==> flow/design.v <==
module ALU#(
  parameter WIDTH = 32
)(
  input [WIDTH - 1:0] a, b,
  input [2:0] m,
  output reg [WIDTH - 1:0] y,
  output reg cf, of, zf
);
  always @(*) begin
    case (m)
      3'b000: y = a + b;
      3'b001: y = a - b;
      3'b010: y = a & b;
      3'b011: y = a | b;
      3'b100: y = a ^ b;
      default: y = 0;
    endcase
  end
  always @(*) begin
    case ({m[0], a[WIDTH - 1], b[WIDTH - 1], y[WIDTH - 1]})
      4'b0111, 4'b0010, 4'b0100, 4'b1111, 4'b1001, 4'b1010: cf = 1;
      default: cf = 0;
    endcase
  end
  always @(*) begin
    case ({m[0], a[WIDTH - 1], b[WIDTH - 1], y[WIDTH - 1]})
      4'b0001, 4'b0110, 4'b1011, 4'b1100: of = 1;
      default: of = 0;
    endcase
  end
  always @(*) begin
    zf = ~(| y[0]);
  end
endmodule
module RegFile#(
  parameter WIDTH = 32
)(
  input clk, rst, we,
  input [4:0] ra0, ra1, wa,
  input [WIDTH - 1:0] wd,
  output reg [WIDTH - 1:0] rd0, rd1
);
  reg [WIDTH - 1:0] regvec[31:0];
  always @(*) begin
    rd0 = (we & (wa == ra0) & (| ra0)) ? wd : regvec[ra0];
    rd1 = (we & (wa == ra1) & (| ra1)) ? wd : regvec[ra1];
  end
  integer i;
  always @(posedge clk) begin
    if (rst) begin
      for (i = 0; i < 32; i = i + 1) begin
        regvec[i] <= 0;
      end
    end else begin
      if (we) begin
        if (wa != 0) begin
          regvec[wa] <= wd;
        end
      end
    end
  end
endmodule
module Ctl(
  input clk, rst,
  input [31:0] ins,
  output f_jmp, f_branch, f_rd, f_rw, f_m2r, f_mw, f_alus, f_aluo, f_choke
);
  wire [5:0] op;
  assign op = ins[31:26];
  wire [4:0] ra0;
  assign ra0 = ins[25:21];
  wire [4:0] ra1;
  assign ra1 = ins[20:16];
  reg [31:0] pre_ins;
  wire [5:0] pre_op;
  assign pre_op = pre_ins[31:26];
  wire [4:0] pre_wa;
  assign pre_wa = pre_ins[20:16];
  assign f_choke = (pre_op == 6'b000100) || (
    (pre_op == 6'b100011) && (| pre_wa) && (
      (
        (op != 6'b000010) && (ra0 == pre_wa)
      ) || (
        ((op == 6'b000000) || (op == 6'b000100) || (op == 6'b101011)) && (ra1 == pre_wa)
      )
    )
  );
  assign f_jmp = f_choke ? 0 : op == 6'b000010;
  always @(posedge clk) begin
    if (rst) begin
      pre_ins <= 0;
    end else begin
      pre_ins <= f_choke ? 0 : ins;
    end
  end
  reg ifid_branch, ifid_rd, ifid_rw, ifid_m2r, ifid_mw, ifid_alus, ifid_aluo;
  always @(posedge clk) begin
    if (f_choke || rst) begin
      ifid_branch <= 0;
      ifid_rw <= 0;
      ifid_m2r <= 0;
      ifid_mw <= 0;
      ifid_alus <= 0;
      ifid_aluo <= 0;
      ifid_rd <= 0;
    end else begin
      ifid_rw <= (op == 6'b000000) || (op == 6'b001000) || (op == 6'b100011);
      ifid_m2r <= op == 6'b100011;
      ifid_mw <= op == 6'b101011;
      ifid_alus <= (op == 6'b001000) || (op == 6'b100011) || (op == 6'b101011);
      ifid_aluo <= op == 6'b000100;
      ifid_branch <= op == 6'b000100;
      ifid_rd <= op == 6'b000000;
    end
  end
  assign f_rd = ifid_rd;
  assign f_branch = ifid_branch;
  reg idex_rw, idex_m2r, idex_mw, idex_alus, idex_aluo;
  always @(posedge clk) begin
    if (rst) begin
      idex_rw <= 0;
      idex_m2r <= 0;
      idex_mw <= 0;
      idex_alus <= 0;
      idex_aluo <= 0;
    end else begin
      idex_rw <= ifid_rw;
      idex_m2r <= ifid_m2r;
      idex_mw <= ifid_mw;
      idex_alus <= ifid_alus;
      idex_aluo <= ifid_aluo;
    end
  end
  assign f_alus = idex_alus;
  assign f_aluo = idex_aluo;
  reg exmem_rw, exmem_m2r, exmem_mw;
  always @(posedge clk) begin
    if (rst) begin
      exmem_rw <= 0;
      exmem_m2r <= 0;
      exmem_mw <= 0;
    end else begin
      exmem_rw <= idex_rw;
      exmem_m2r <= idex_m2r;
      exmem_mw <= idex_mw;
    end
  end
  assign f_mw = exmem_mw;
  reg memwb_rw, memwb_m2r;
  always @(posedge clk) begin
    if (rst) begin
      memwb_m2r <= 0;
      memwb_rw <= 0;
    end else begin
      memwb_m2r <= exmem_m2r;
      memwb_rw <= exmem_rw;
    end
  end
  assign f_m2r = memwb_m2r;
  assign f_rw = memwb_rw;
endmodule
module PipelineCPU(
  input clk, rst,
  output [8:0] imem_addr,
  input [31:0] imem_data,
  output [8:0] dmem_addr,
  output [31:0] dmem_wdata,
  output dmem_we,
  input [31:0] dmem_rdata
);
  wire [8:0] ins_a;
  wire [31:0] ins_spo;
  wire reg_we;
  wire [4:0] ra0, ra1, wa;
  wire [31:0] rd0, rd1, wd;
  RegFile#(.WIDTH(32)) reg_file(
    .clk(clk), .rst(rst), .we(reg_we), .ra0(ra0), .ra1(ra1), .wa(wa), .wd(wd),.rd0(rd0), .rd1(rd1));
  wire [31:0] a, b, y;
  wire [2:0] m;
  wire zf;
  ALU#(.WIDTH(32)) alu(.a(a), .b(b), .m(m), .y(y), .zf(zf));
  wire mem_we;
  wire [8:0] mem_a;
  wire [31:0] mem_d, mem_spo;
  assign imem_addr = ins_a;
  assign ins_spo = imem_data;
  assign dmem_addr = mem_a;
  assign dmem_wdata = mem_d;
  assign dmem_we = mem_we;
  assign mem_spo = dmem_rdata;
  wire [5:0] op;
  wire f_jmp, f_branch, f_rd, f_rw, f_m2r, f_mw, f_alus, f_aluo;
  wire f_choke;
  Ctl ctl(
    .clk(clk), .rst(rst), .ins(ins_spo),
    .f_jmp(f_jmp), .f_branch(f_branch), .f_rd(f_rd), .f_rw(f_rw),
    .f_m2r(f_m2r), .f_mw(f_mw), .f_alus(f_alus), .f_aluo(f_aluo),
    .f_choke(f_choke));
  reg [31:0] pc;
  assign ins_a = pc[10:0] >> 2;
  wire [31:0] npc_ser;
  assign npc_ser = pc + 4;
  wire [31:0] npc_j;
  assign npc_j = {npc_ser[31:28], ins_spo[25:0] << 2};
  assign op = ins_spo[31:26];
  reg [31:0] ifid_ins, ifid_npc_ser;
  reg ifid_valid;
  always @(posedge clk) begin
    if (rst) begin
      ifid_ins <= 0;
      ifid_valid <= 0;
    end else begin
      ifid_ins <= ins_spo;
      ifid_valid <= ~f_choke;
    end
    ifid_npc_ser <= npc_ser;
  end
  assign ra0 = ifid_ins[25:21];
  assign ra1 = ifid_ins[20:16];
  wire [4:0] wa_pre;
  assign wa_pre = f_rd ? ifid_ins[15:11] : ifid_ins[20:16];
  wire [31:0] imm;
  assign imm = {{16{ifid_ins[15]}}, ifid_ins[15:0]};
  wire w_ex2wb;
  assign w_ex2wb = ifid_valid && (((ifid_ins[31:26] == 6'b000000) && (| ifid_ins[15:11]))
    || ((ifid_ins[31:26] == 6'b001000) && (| ifid_ins[20:16])));
  wire w_mem2wb;
  assign w_mem2wb = ifid_valid && (ifid_ins[31:26] == 6'b100011) && (| ifid_ins[20:16]);
  reg [31:0] idex_rd0, idex_rd1, idex_imm, idex_npc_ser;
  reg [31:0] exmem_y;
  reg [4:0] idex_wa, exmem_wa;
  reg idex_w_ex2wb, exmem_w_ex2wb;
  reg idex_w_mem2wb, exmem_w_mem2wb;
  wire [31:0] rd0_bypass, rd1_bypass;
  assign rd0_bypass = (| ra0) ? (
    idex_w_ex2wb && (ra0 == idex_wa) ? y : (
      exmem_w_mem2wb && (ra0 == exmem_wa) ? mem_spo : (
        exmem_w_ex2wb && (ra0 == exmem_wa) ? exmem_y : rd0
      )
    )
  ) : 0;
  assign rd1_bypass = (| ra1) ? (
    idex_w_ex2wb && (ra1 == idex_wa) ? y : (
      exmem_w_mem2wb && (ra1 == exmem_wa) ? mem_spo : (
        exmem_w_ex2wb && (ra1 == exmem_wa) ? exmem_y : rd1
      )
    )
  ) : 0;
  wire [31:0] npc_beq;
  assign npc_beq = ifid_npc_ser + (imm << 2);
  wire beq_zf;
  assign beq_zf = rd0_bypass == rd1_bypass;
  wire [31:0] npc;
  assign npc = rst ? 0 : (
    f_jmp ? npc_j : (
      f_branch & beq_zf ? npc_beq : (
        f_choke ? pc : npc_ser
      )
    )
  );
  always @(posedge clk) begin
    idex_rd0 <= rd0_bypass;
    idex_rd1 <= rd1_bypass;
    idex_imm <= imm;
    idex_npc_ser <= ifid_npc_ser;
    idex_wa <= wa_pre;
    if (rst) begin
      idex_w_ex2wb <= 0;
      idex_w_mem2wb <= 0;
    end else begin
      idex_w_ex2wb <= w_ex2wb;
      idex_w_mem2wb <= w_mem2wb;
    end
  end
  assign a = idex_rd0;
  assign b = f_alus ? idex_imm : idex_rd1;
  assign m = f_aluo;
  always @(posedge clk) begin
    pc <= npc;
  end
  reg [31:0] exmem_mem_d;
  always @(posedge clk) begin
    exmem_y <= y;
    exmem_mem_d <= idex_rd1;
    exmem_wa <= idex_wa;
    if (rst) begin
      exmem_w_ex2wb <= 0;
      exmem_w_mem2wb <= 0;
    end else begin
      exmem_w_ex2wb <= idex_w_ex2wb;
      exmem_w_mem2wb <= idex_w_mem2wb;
    end
  end
  assign mem_a = exmem_y[10:0] >> 2;
  assign mem_d = exmem_mem_d;
  assign mem_we = f_mw;
  reg [31:0] memwb_mem_spo, memwb_y;
  reg [4:0] memwb_wa;
  always @(posedge clk) begin
    memwb_mem_spo <= mem_spo;
    memwb_y <= exmem_y;
    memwb_wa <= exmem_wa;
  end
  assign wa = memwb_wa;
  assign wd = f_m2r ? memwb_mem_spo : memwb_y;
  assign reg_we = f_rw;
endmodule
Lab notebook: PipelineCPU

* From RTL to reports: PipelineCPU
Tool output for the design above before and after an edit, in the order of the flow.
Lines under "unedited" count in the file above, lines under "edited" in the edited file.
"change": "edited" minus "unedited" as printed here. "relative change": 100 x difference / "unedited".
A cell with - has no value.
- Top :: PipelineCPU
- Clock :: clk
- Library :: sky130hd
- Library corner :: tt_025C_1v80

* Edit of the RTL
The edit as a unified diff against the file above.
This change comes from a script, not from a designer; no optimisation was intended.
#+begin_src diff
@@ -174,5 +174,5 @@
   wire [4:0] ra0, ra1, wa;
   wire [31:0] rd0, rd1, wd;
-  RegFile#(.WIDTH(32)) reg_file(
+  RegFile#(.WIDTH(40)) reg_file(
     .clk(clk), .rst(rst), .we(reg_we), .ra0(ra0), .ra1(ra1), .wa(wa), .wd(wd),.rd0(rd0), .rd1(rd1));
   wire [31:0] a, b, y;
#+end_src

* Word level
Yosys after proc, flatten, opt, wreduce and memory -nomap, before mapping. Print and check cells are not counted. Equal cells are merged and count once.
Yosys's memory passes give these memory sizes; they may raise the number of words (mostly to a power of two), join words into wider ones and drop unused or constant bits.
** Storage and ports
- register bits :: unedited 372, edited 372, change 0, relative change 0.00%
- input port bits :: unedited 66, edited 66, change 0, relative change 0.00%
- elaborated cells :: unedited 130, edited 130, change 0, relative change 0.00%
- memories kept :: unedited 1, edited 1, change 0, relative change 0.00%
- RAM bits :: unedited 1024, edited 1280, change +256, relative change +25.00%
- output and inout bits :: unedited 51, edited 51, change 0, relative change 0.00%
** Operators by class
- reductions and logical operators :: unedited 34, edited 34, change 0, relative change 0.00%
- add/subtract/negate cells :: unedited 4, edited 4, change 0, relative change 0.00%
- multiplexer cells :: unedited 30, edited 30, change 0, relative change 0.00%
- eq/ne operators :: unedited 20, edited 20, change 0, relative change 0.00%
- bitwise logic cells :: unedited 6, edited 6, change 0, relative change 0.00%
** Operators by type and width
- 32-bit 2-to-1 mux :: unedited 18, edited 15, change -3, relative change -16.67%
- 40-bit 2-to-1 mux :: unedited 0, edited 3, change +3
- 1-bit logical AND :: unedited 15, edited 15, change 0, relative change 0.00%
- 1-bit logical OR :: unedited 10, edited 10, change 0, relative change 0.00%
- 5-bit equality test :: unedited 8, edited 8, change 0, relative change 0.00%
- 5-bit 2-to-1 mux :: unedited 6, edited 6, change 0, relative change 0.00%
- 1-bit bitwise AND :: unedited 5, edited 5, change 0, relative change 0.00%
- 1-bit 2-to-1 mux :: unedited 5, edited 5, change 0, relative change 0.00%
- 6-bit equality test (second input constant) :: unedited 4, edited 4, change 0, relative change 0.00%
- 5-bit OR reduction :: unedited 4, edited 4, change 0, relative change 0.00%
- 32-bit adder :: unedited 2, edited 2, change 0, relative change 0.00%
- 6-bit by 3-bit equality test with 1-bit output (second input constant) :: unedited 2, edited 2, change 0, relative change 0.00%
- 6-bit by 4-bit equality test with 1-bit output (second input constant) :: unedited 2, edited 2, change 0, relative change 0.00%
- 6-bit logical NOT :: unedited 2, edited 2, change 0, relative change 0.00%
- 32-bit by 3-bit adder with 32-bit output (second input constant) :: unedited 1, edited 1, change 0, relative change 0.00%
- 32-bit equality test :: unedited 1, edited 1, change 0, relative change 0.00%
- 6-bit by 2-bit equality test with 1-bit output (second input constant) :: unedited 1, edited 1, change 0, relative change 0.00%
- 3-bit logical NOT :: unedited 1, edited 1, change 0, relative change 0.00%
- 3-bit != test (second input constant) :: unedited 1, edited 1, change 0, relative change 0.00%
- 6-bit by 2-bit != test with 1-bit output (second input constant) :: unedited 1, edited 1, change 0, relative change 0.00%
- 1-bit NOT :: unedited 1, edited 1, change 0, relative change 0.00%
- 32-bit parallel mux with 2-bit select :: unedited 1, edited 1, change 0, relative change 0.00%
- 5-bit nonzero test :: unedited 1, edited 1, change 0, relative change 0.00%
- 2-bit OR reduction :: unedited 1, edited 1, change 0, relative change 0.00%
- 32-bit subtractor :: unedited 1, edited 1, change 0, relative change 0.00%

* Longest topological paths
Depth = most cells in a row (Yosys ltp): at word level without a register or memory, in the mapped netlist without a sequential cell, where the memories' decode and read muxes count.
** Depth
- depth in word-level cells :: unedited 12, edited 12, change 0, relative change 0.00%
- ABC_AREA :: unedited 0, edited 0
- depth in mapped cells :: unedited 36, edited 36, change 0, relative change 0.00%

* Mapped cells and area
The flow's flattened synthesis, as Yosys stat reports it; memories are mapped. The netlist is that of the ABC_AREA named above (0 if unset); the other value can give another one.
** Cells by type
- sky130_fd_sc_hd__clkbuf_1 :: unedited 305, edited 308, change +3, relative change +0.98%
- sky130_fd_sc_hd__buf_2 :: unedited 71, edited 69, change -2, relative change -2.82%
- sky130_fd_sc_hd__buf_1 :: unedited 34, edited 33, change -1, relative change -2.94%
- sky130_fd_sc_hd__nor2_1 :: unedited 1162, edited 1162, change 0, relative change 0.00%
- sky130_fd_sc_hd__edfxtp_1 :: unedited 1024, edited 1024, change 0, relative change 0.00%
- sky130_fd_sc_hd__mux4_2 :: unedited 402, edited 402, change 0, relative change 0.00%
- sky130_fd_sc_hd__dfxtp_1 :: unedited 305, edited 305, change 0, relative change 0.00%
- sky130_fd_sc_hd__mux2i_1 :: unedited 249, edited 249, change 0, relative change 0.00%
- sky130_fd_sc_hd__nand2_1 :: unedited 208, edited 208, change 0, relative change 0.00%
- sky130_fd_sc_hd__a21oi_1 :: unedited 130, edited 130, change 0, relative change 0.00%
- sky130_fd_sc_hd__o21ai_0 :: unedited 130, edited 130, change 0, relative change 0.00%
- sky130_fd_sc_hd__o22ai_1 :: unedited 82, edited 82, change 0, relative change 0.00%
- sky130_fd_sc_hd__xnor2_1 :: unedited 79, edited 79, change 0, relative change 0.00%
- sky130_fd_sc_hd__nor2b_1 :: unedited 77, edited 77, change 0, relative change 0.00%
- sky130_fd_sc_hd__nand2b_1 :: unedited 70, edited 70, change 0, relative change 0.00%
- sky130_fd_sc_hd__nand3_1 :: unedited 68, edited 68, change 0, relative change 0.00%
- sky130_fd_sc_hd__a22oi_1 :: unedited 61, edited 61, change 0, relative change 0.00%
- sky130_fd_sc_hd__mux2_2 :: unedited 61, edited 61, change 0, relative change 0.00%
Not every row of either side is listed.
** Mapped netlist
- cell count :: unedited 5390, edited 5390, change 0, relative change 0.00%
- mapped flip-flops :: unedited 1329, edited 1329, change 0, relative change 0.00%
- area of sequential cells (um^2) :: unedited 36855.3, edited 36855.3, change 0.0, relative change 0.00%
- buffers :: unedited 492, edited 492, change 0, relative change 0.00%
- cell area after synthesis (um^2) :: unedited 67382.1, edited 67379.6, change -2.5, relative change 0.00%
By module: a second synthesis without flattening, with its own total; a netlist apart from the flattened one above.
** Unflattened totals
- cell total of the unflattened synthesis :: unedited 5481, edited 6609, change +1128, relative change +20.58%
- area (unflattened synthesis) (um^2) :: unedited 71189.5, edited 84861.4, change +13671.9, relative change +19.20%
Rows give one instance, submodules left out.
** Modules, unedited
- RegFile #(WIDTH=32) :: cells 3714, area 55256.7 um^2, seq. area 30749.5 um^2, times used 1
- PipelineCPU :: cells 1055, area 10756.6 um^2, seq. area 5565.3 um^2, times used 1
- ALU #(WIDTH=32) :: cells 617, area 4157.7 um^2, seq. area 0.0 um^2, times used 1
- Ctl :: cells 95, area 1018.5 um^2, seq. area 540.5 um^2, times used 1
** Modules, edited
- RegFile #(WIDTH=40) :: cells 4842, area 68928.6 um^2, seq. area 38436.9 um^2, times used 1
- PipelineCPU :: cells 1055, area 10756.6 um^2, seq. area 5565.3 um^2, times used 1
- ALU #(WIDTH=32) :: cells 617, area 4157.7 um^2, seq. area 0.0 um^2, times used 1
- Ctl :: cells 95, area 1018.5 um^2, seq. area 540.5 um^2, times used 1

* Path before layout
OpenSTA on the mapped netlist: ideal clock, no wires. The path of least setup slack (recovery checks aside). Input and output delay are each 20% of the period. Register names are those of the netlist, which keeps one name where synthesis merged equal registers.
** Timing after synthesis
- path kind :: unedited register -> register, edited register -> register
- start point :: unedited reg ctl.idex_alus, edited reg ctl.idex_alus
- end point :: unedited reg pc[3], edited reg pc[3]
- setup time (ps) :: unedited 100, edited 100, change 0
- delay of the path (ps) :: unedited 7303, edited 7303, change 0, relative change 0.00%
- stages on the path :: unedited 35, edited 35, change 0, relative change 0.00%
- data required time (ps) :: unedited 6400, edited 6400, change 0, relative change 0.00%
- slack (ps) :: unedited -803, edited -803, change 0
- launch time at the first pin (ps) :: unedited 0, edited 0, change 0
- period (ps) :: unedited 6500, edited 6500, change 0, relative change 0.00%
- data arrival time (ps) :: unedited 7203, edited 7203, change 0, relative change 0.00%
- buffers on the path :: unedited 7, edited 7, change 0, relative change 0.00%
- synthesis period reached (ps) :: unedited 7303, edited 7303, change 0, relative change 0.00%
"delay of the path" is the arrival time less input delay plus setup time.
"stages on the path": output pins that drive a net of the path, with the launching flip-flop's if there is one; two outputs of one cell count as two.
"synthesis period reached" is the clock period less the worst setup slack; recovery checks do not enter. This is arithmetic on one report: input and output delays are still those of the set period (20% each).
Between the ends stands the longest chain of elaborated cells between them, by number of cells; it is not shown to be the way that was timed. Of several equally long chains one is given.
A line is the first line of the expression or statement that the cell stems from. Yosys adds cells for indexed reads and writes and turns some case tables into memories.
Between the ends, after synthesis, unedited:
- Cells stage by stage :: sky130_fd_sc_hd__dfxtp_1 -> sky130_fd_sc_hd__clkbuf_1 -> sky130_fd_sc_hd__clkbuf_1 -> sky130_fd_sc_hd__clkbuf_1 -> sky130_fd_sc_hd__buf_1 -> sky130_fd_sc_hd__buf_1 -> sky130_fd_sc_hd__clkbuf_1 -> sky130_fd_sc_hd__mux2i_1 -> sky130_fd_sc_hd__ha_1 -> sky130_fd_sc_hd__o21a_1 -> sky130_fd_sc_hd__o21ai_0 -> sky130_fd_sc_hd__nor2_1 -> sky130_fd_sc_hd__and3_1 -> sky130_fd_sc_hd__and3_1 -> sky130_fd_sc_hd__and2_1 -> sky130_fd_sc_hd__nand3_1 -> sky130_fd_sc_hd__nand2b_1 -> sky130_fd_sc_hd__mux2i_1 -> sky130_fd_sc_hd__nand2_1 -> sky130_fd_sc_hd__o21ai_0 -> sky130_fd_sc_hd__ha_1 -> sky130_fd_sc_hd__clkbuf_1 -> sky130_fd_sc_hd__o21a_1 -> sky130_fd_sc_hd__a21oi_1 -> sky130_fd_sc_hd__nor2_1 -> sky130_fd_sc_hd__o41ai_1 -> sky130_fd_sc_hd__o21ai_0 -> sky130_fd_sc_hd__xnor2_1 -> sky130_fd_sc_hd__a221oi_1 -> sky130_fd_sc_hd__xor2_1 -> sky130_fd_sc_hd__a2111oi_4 -> sky130_fd_sc_hd__nand3_1 -> sky130_fd_sc_hd__nor4b_4 -> sky130_fd_sc_hd__o22ai_1 -> sky130_fd_sc_hd__a2111oi_4
- Length of the longest elaborated chain :: 9
** RTL lines, path after synthesis, unedited
- from (decl) :: line 118 : reg idex_rw, idex_m2r, idex_mw, idex_alus, idex_aluo;
- from (assign) :: line 124 : idex_alus <= 0;
- from (assign) :: line 130 : idex_alus <= ifid_alus;
- 32-bit 2-to-1 mux :: line 276 : assign b = f_alus ? idex_imm : idex_rd1;
- 32-bit subtractor :: line 12 : 3'b001: y = a - b;
- 32-bit parallel mux with 2-bit select :: line 10 : case (m)
- 32-bit 2-to-1 mux :: line 243 : idex_w_ex2wb && (ra1 == idex_wa) ? y : (
- 32-bit 2-to-1 mux :: line 242 : assign rd1_bypass = (| ra1) ? (
- 32-bit equality test :: line 252 : assign beq_zf = rd0_bypass == rd1_bypass;
- 1-bit bitwise AND :: line 256 : f_branch & beq_zf ? npc_beq : (
- 32-bit 2-to-1 mux :: line 256
- 32-bit 2-to-1 mux :: line 255 : f_jmp ? npc_j : (
- to (assign) :: line 279 : pc <= npc;
- to (decl) :: line 199 : reg [31:0] pc;
Nets of the timed path that keep an RTL name, with a line that drives or declares them; the list need not be complete.
** Nets with RTL names, path after synthesis, unedited (line)
- rd1_bypass[30] :: 242
Between the ends, after synthesis, edited:
- Cells stage by stage :: sky130_fd_sc_hd__dfxtp_1 -> sky130_fd_sc_hd__clkbuf_1 -> sky130_fd_sc_hd__clkbuf_1 -> sky130_fd_sc_hd__clkbuf_1 -> sky130_fd_sc_hd__buf_1 -> sky130_fd_sc_hd__buf_1 -> sky130_fd_sc_hd__clkbuf_1 -> sky130_fd_sc_hd__mux2i_1 -> sky130_fd_sc_hd__ha_1 -> sky130_fd_sc_hd__o21a_1 -> sky130_fd_sc_hd__o21ai_0 -> sky130_fd_sc_hd__nor2_1 -> sky130_fd_sc_hd__and3_1 -> sky130_fd_sc_hd__and3_1 -> sky130_fd_sc_hd__and2_1 -> sky130_fd_sc_hd__nand3_1 -> sky130_fd_sc_hd__nand2b_1 -> sky130_fd_sc_hd__mux2i_1 -> sky130_fd_sc_hd__nand2_1 -> sky130_fd_sc_hd__o21ai_0 -> sky130_fd_sc_hd__ha_1 -> sky130_fd_sc_hd__clkbuf_1 -> sky130_fd_sc_hd__o21a_1 -> sky130_fd_sc_hd__a21oi_1 -> sky130_fd_sc_hd__nor2_1 -> sky130_fd_sc_hd__o41ai_1 -> sky130_fd_sc_hd__o21ai_0 -> sky130_fd_sc_hd__xnor2_1 -> sky130_fd_sc_hd__a221oi_1 -> sky130_fd_sc_hd__xor2_1 -> sky130_fd_sc_hd__a2111oi_4 -> sky130_fd_sc_hd__nand3_1 -> sky130_fd_sc_hd__nor4b_4 -> sky130_fd_sc_hd__o22ai_1 -> sky130_fd_sc_hd__a2111oi_4
- Length of the longest elaborated chain :: 9
** RTL lines, path after synthesis, edited
- from (decl) :: line 118 : reg idex_rw, idex_m2r, idex_mw, idex_alus, idex_aluo;
- from (assign) :: line 124 : idex_alus <= 0;
- from (assign) :: line 130 : idex_alus <= ifid_alus;
- 32-bit 2-to-1 mux :: line 276 : assign b = f_alus ? idex_imm : idex_rd1;
- 32-bit subtractor :: line 12 : 3'b001: y = a - b;
- 32-bit parallel mux with 2-bit select :: line 10 : case (m)
- 32-bit 2-to-1 mux :: line 243 : idex_w_ex2wb && (ra1 == idex_wa) ? y : (
- 32-bit 2-to-1 mux :: line 242 : assign rd1_bypass = (| ra1) ? (
- 32-bit equality test :: line 252 : assign beq_zf = rd0_bypass == rd1_bypass;
- 1-bit bitwise AND :: line 256 : f_branch & beq_zf ? npc_beq : (
- 32-bit 2-to-1 mux :: line 256
- 32-bit 2-to-1 mux :: line 255 : f_jmp ? npc_j : (
- to (assign) :: line 279 : pc <= npc;
- to (decl) :: line 199 : reg [31:0] pc;
** Nets with RTL names, path after synthesis, edited (line)
- rd1_bypass[30] :: 242

* Worst path after layout
From the final timing report of each run of set A: the path of least setup slack in the routed layout; clock arrival at registers is part of the times.
The path's times are printed in steps of 10 ps; the period is the one set.
** Timing post-layout
- path kind :: unedited register -> register, edited register -> register
- start point :: unedited reg ctl.idex_alus, edited reg ctl.idex_alus
- end point :: unedited reg pc[10], edited reg pc[10]
- slack (ps) :: unedited -160, edited -160, change 0
- stages on the path :: unedited 30, edited 34, change +4, relative change +13.33%
- launch time at the first pin (ps) :: unedited 790, edited 810, change +20, relative change +2.53%
- data arrival time (ps) :: unedited 6840, edited 6830, change -10, relative change -0.15%
- setup time (ps) :: unedited 140, edited 140, change 0
- buffers on the path :: unedited 4, edited 7, change +3, relative change +75.00%
- period (ps) :: unedited 6020, edited 6020, change 0, relative change 0.00%
- data required time (ps) :: unedited 6680, edited 6660, change -20, relative change -0.30%
Between the ends stands the longest chain of elaborated cells between them, by number of cells; it is not shown to be the way that was timed. Of several equally long chains one is given.
Between the ends, post-layout, unedited:
- Cells stage by stage :: sky130_fd_sc_hd__dfxtp_4 -> sky130_fd_sc_hd__mux2i_4 -> sky130_fd_sc_hd__ha_2 -> sky130_fd_sc_hd__o21a_1 -> sky130_fd_sc_hd__o21ai_2 -> sky130_fd_sc_hd__nor2_2 -> sky130_fd_sc_hd__and3_4 -> sky130_fd_sc_hd__and3_4 -> sky130_fd_sc_hd__and2_4 -> sky130_fd_sc_hd__o21a_1 -> sky130_fd_sc_hd__nor2_1 -> sky130_fd_sc_hd__xnor2_1 -> sky130_fd_sc_hd__ha_2 -> sky130_fd_sc_hd__nand2_1 -> sky130_fd_sc_hd__nor3_1 -> sky130_fd_sc_hd__nand2_1 -> sky130_fd_sc_hd__a211o_1 -> sky130_fd_sc_hd__nand2_1 -> sky130_fd_sc_hd__xnor2_1 -> sky130_fd_sc_hd__buf_4 -> sky130_fd_sc_hd__o22ai_1 -> sky130_fd_sc_hd__xor2_1 -> sky130_fd_sc_hd__a311oi_1 -> sky130_fd_sc_hd__nand3_2 -> sky130_fd_sc_hd__nor4b_4 -> sky130_fd_sc_hd__buf_12 -> sky130_fd_sc_hd__buf_12 -> sky130_fd_sc_hd__buf_16 -> sky130_fd_sc_hd__mux2i_4 -> sky130_fd_sc_hd__a211oi_2
- Length of the longest elaborated chain :: 9
** RTL lines, path post-layout, unedited
- from (decl) :: line 118 : reg idex_rw, idex_m2r, idex_mw, idex_alus, idex_aluo;
- from (assign) :: line 124 : idex_alus <= 0;
- from (assign) :: line 130 : idex_alus <= ifid_alus;
- 32-bit 2-to-1 mux :: line 276 : assign b = f_alus ? idex_imm : idex_rd1;
- 32-bit subtractor :: line 12 : 3'b001: y = a - b;
- 32-bit parallel mux with 2-bit select :: line 10 : case (m)
- 32-bit 2-to-1 mux :: line 243 : idex_w_ex2wb && (ra1 == idex_wa) ? y : (
- 32-bit 2-to-1 mux :: line 242 : assign rd1_bypass = (| ra1) ? (
- 32-bit equality test :: line 252 : assign beq_zf = rd0_bypass == rd1_bypass;
- 1-bit bitwise AND :: line 256 : f_branch & beq_zf ? npc_beq : (
- 32-bit 2-to-1 mux :: line 256
- 32-bit 2-to-1 mux :: line 255 : f_jmp ? npc_j : (
- to (assign) :: line 279 : pc <= npc;
- to (decl) :: line 199 : reg [31:0] pc;
Nets of the timed path that keep an RTL name, with a line that drives or declares them; the list need not be complete.
** Nets with RTL names, path post-layout, unedited (line)
- rd1_bypass[23] :: 242
Between the ends, post-layout, edited:
- Cells stage by stage :: sky130_fd_sc_hd__dfxtp_4 -> sky130_fd_sc_hd__mux2i_2 -> sky130_fd_sc_hd__ha_2 -> sky130_fd_sc_hd__o21a_1 -> sky130_fd_sc_hd__o21ai_2 -> sky130_fd_sc_hd__nor2_2 -> sky130_fd_sc_hd__and3_4 -> sky130_fd_sc_hd__and3_4 -> sky130_fd_sc_hd__and2_4 -> sky130_fd_sc_hd__nand3_4 -> sky130_fd_sc_hd__nand2b_4 -> sky130_fd_sc_hd__buf_4 -> sky130_fd_sc_hd__buf_4 -> sky130_fd_sc_hd__buf_4 -> sky130_fd_sc_hd__a21oi_1 -> sky130_fd_sc_hd__ha_1 -> sky130_fd_sc_hd__a21o_1 -> sky130_fd_sc_hd__a21o_1 -> sky130_fd_sc_hd__a41o_1 -> sky130_fd_sc_hd__a21oi_1 -> sky130_fd_sc_hd__nor2b_1 -> sky130_fd_sc_hd__a211oi_1 -> sky130_fd_sc_hd__xnor2_1 -> sky130_fd_sc_hd__o2bb2ai_1 -> sky130_fd_sc_hd__xor2_1 -> sky130_fd_sc_hd__a311oi_1 -> sky130_fd_sc_hd__buf_4 -> sky130_fd_sc_hd__nand3_2 -> sky130_fd_sc_hd__nor4b_4 -> sky130_fd_sc_hd__buf_12 -> sky130_fd_sc_hd__buf_12 -> sky130_fd_sc_hd__buf_16 -> sky130_fd_sc_hd__mux2i_2 -> sky130_fd_sc_hd__a211oi_2
- Length of the longest elaborated chain :: 9
** RTL lines, path post-layout, edited
- from (decl) :: line 118 : reg idex_rw, idex_m2r, idex_mw, idex_alus, idex_aluo;
- from (assign) :: line 124 : idex_alus <= 0;
- from (assign) :: line 130 : idex_alus <= ifid_alus;
- 32-bit 2-to-1 mux :: line 276 : assign b = f_alus ? idex_imm : idex_rd1;
- 32-bit subtractor :: line 12 : 3'b001: y = a - b;
- 32-bit parallel mux with 2-bit select :: line 10 : case (m)
- 32-bit 2-to-1 mux :: line 236 : idex_w_ex2wb && (ra0 == idex_wa) ? y : (
- 32-bit 2-to-1 mux :: line 235 : assign rd0_bypass = (| ra0) ? (
- 32-bit equality test :: line 252 : assign beq_zf = rd0_bypass == rd1_bypass;
- 1-bit bitwise AND :: line 256 : f_branch & beq_zf ? npc_beq : (
- 32-bit 2-to-1 mux :: line 256
- 32-bit 2-to-1 mux :: line 255 : f_jmp ? npc_j : (
- to (assign) :: line 279 : pc <= npc;
- to (decl) :: line 199 : reg [31:0] pc;
** Nets with RTL names, path post-layout, edited (line)
- alu.y[31] :: 10
- rd0_bypass[31] :: 235

* Measured runs
Runs of the flow (Yosys, OpenROAD) on both versions; the two runs of a pair have the same settings. The constraints put input and output delay at 20% of the set period each and load the outputs with 0.01 pF.
Flow settings, set A:
- CORE_UTILIZATION :: 40
- SETUP_SLACK_MARGIN :: 0.4
- period_ns :: 6.02
- CAP_MARGIN :: 20
- CORE_MARGIN :: 2
- SLEW_MARGIN :: 20
** Final reports, set A
- standard-cell area of the final layout (um^2) :: unedited 78057.4, edited 78097.4, change +40.0, relative change +0.05%
- achieved period (ps) :: unedited 6182, edited 6182, change 0, relative change 0.00%
- sum of negative setup slack (ps) :: unedited -1182, edited -1049, change +133
- area inside the die boundary (um^2) :: unedited 171756.0, edited 171748.0, change -8.0, relative change 0.00%
- total power of the final layout (W) :: unedited 0.025657, edited 0.025329, change -0.000328, relative change -1.28%
- lowest setup slack (ps) :: unedited -162, edited -162, change 0
- post-route worst hold slack (ps) :: unedited 323, edited 330, change +7
- post-layout utilization :: unedited 0.467, edited 0.467, change 0.000
- Yosys chip area after synthesis (um^2) :: unedited 67382.1, edited 67379.6, change -2.5, relative change 0.00%
Flow settings, set B:
- ABC_AREA :: 0
- CORE_ASPECT_RATIO :: 0.93
- CORE_MARGIN :: 9
- CORE_UTILIZATION :: 62
- CTS_CLUSTER_DIAMETER :: 315
- GPL_TIMING_DRIVEN :: 1
- MAX_ROUTING_LAYER :: met5
- SETUP_SLACK_MARGIN :: 0.92
- SLEW_MARGIN :: 30
- period_ns :: 8.31
- CAP_MARGIN :: 20
** Final reports, set B
- standard-cell area of the final layout (um^2) :: unedited 75227.1, edited 75287.2, change +60.1, relative change +0.08%
- achieved period (ps) :: unedited 7020, edited 6951, change -69, relative change -0.98%
- sum of negative setup slack (ps) :: unedited 0, edited 0, change 0
- area inside the die boundary (um^2) :: unedited 120881.0, edited 120877.0, change -4.0, relative change 0.00%
- total power of the final layout (W) :: unedited 0.018368, edited 0.0182, change -0.000168, relative change -0.91%
- lowest setup slack (ps) :: unedited 1290, edited 1359, change +69
- post-route worst hold slack (ps) :: unedited 326, edited 359, change +33
- post-layout utilization :: unedited 0.699, edited 0.699, change 0.000
- Yosys chip area after synthesis (um^2) :: unedited 67382.1, edited 67379.6, change -2.5, relative change 0.00%
"achieved period" = clock period - worst setup slack. The figure is calculated, with input and output delays left at 20% of the set period.
"total power of the final layout": no workload was simulated; the value follows from the tool's default switching activity.
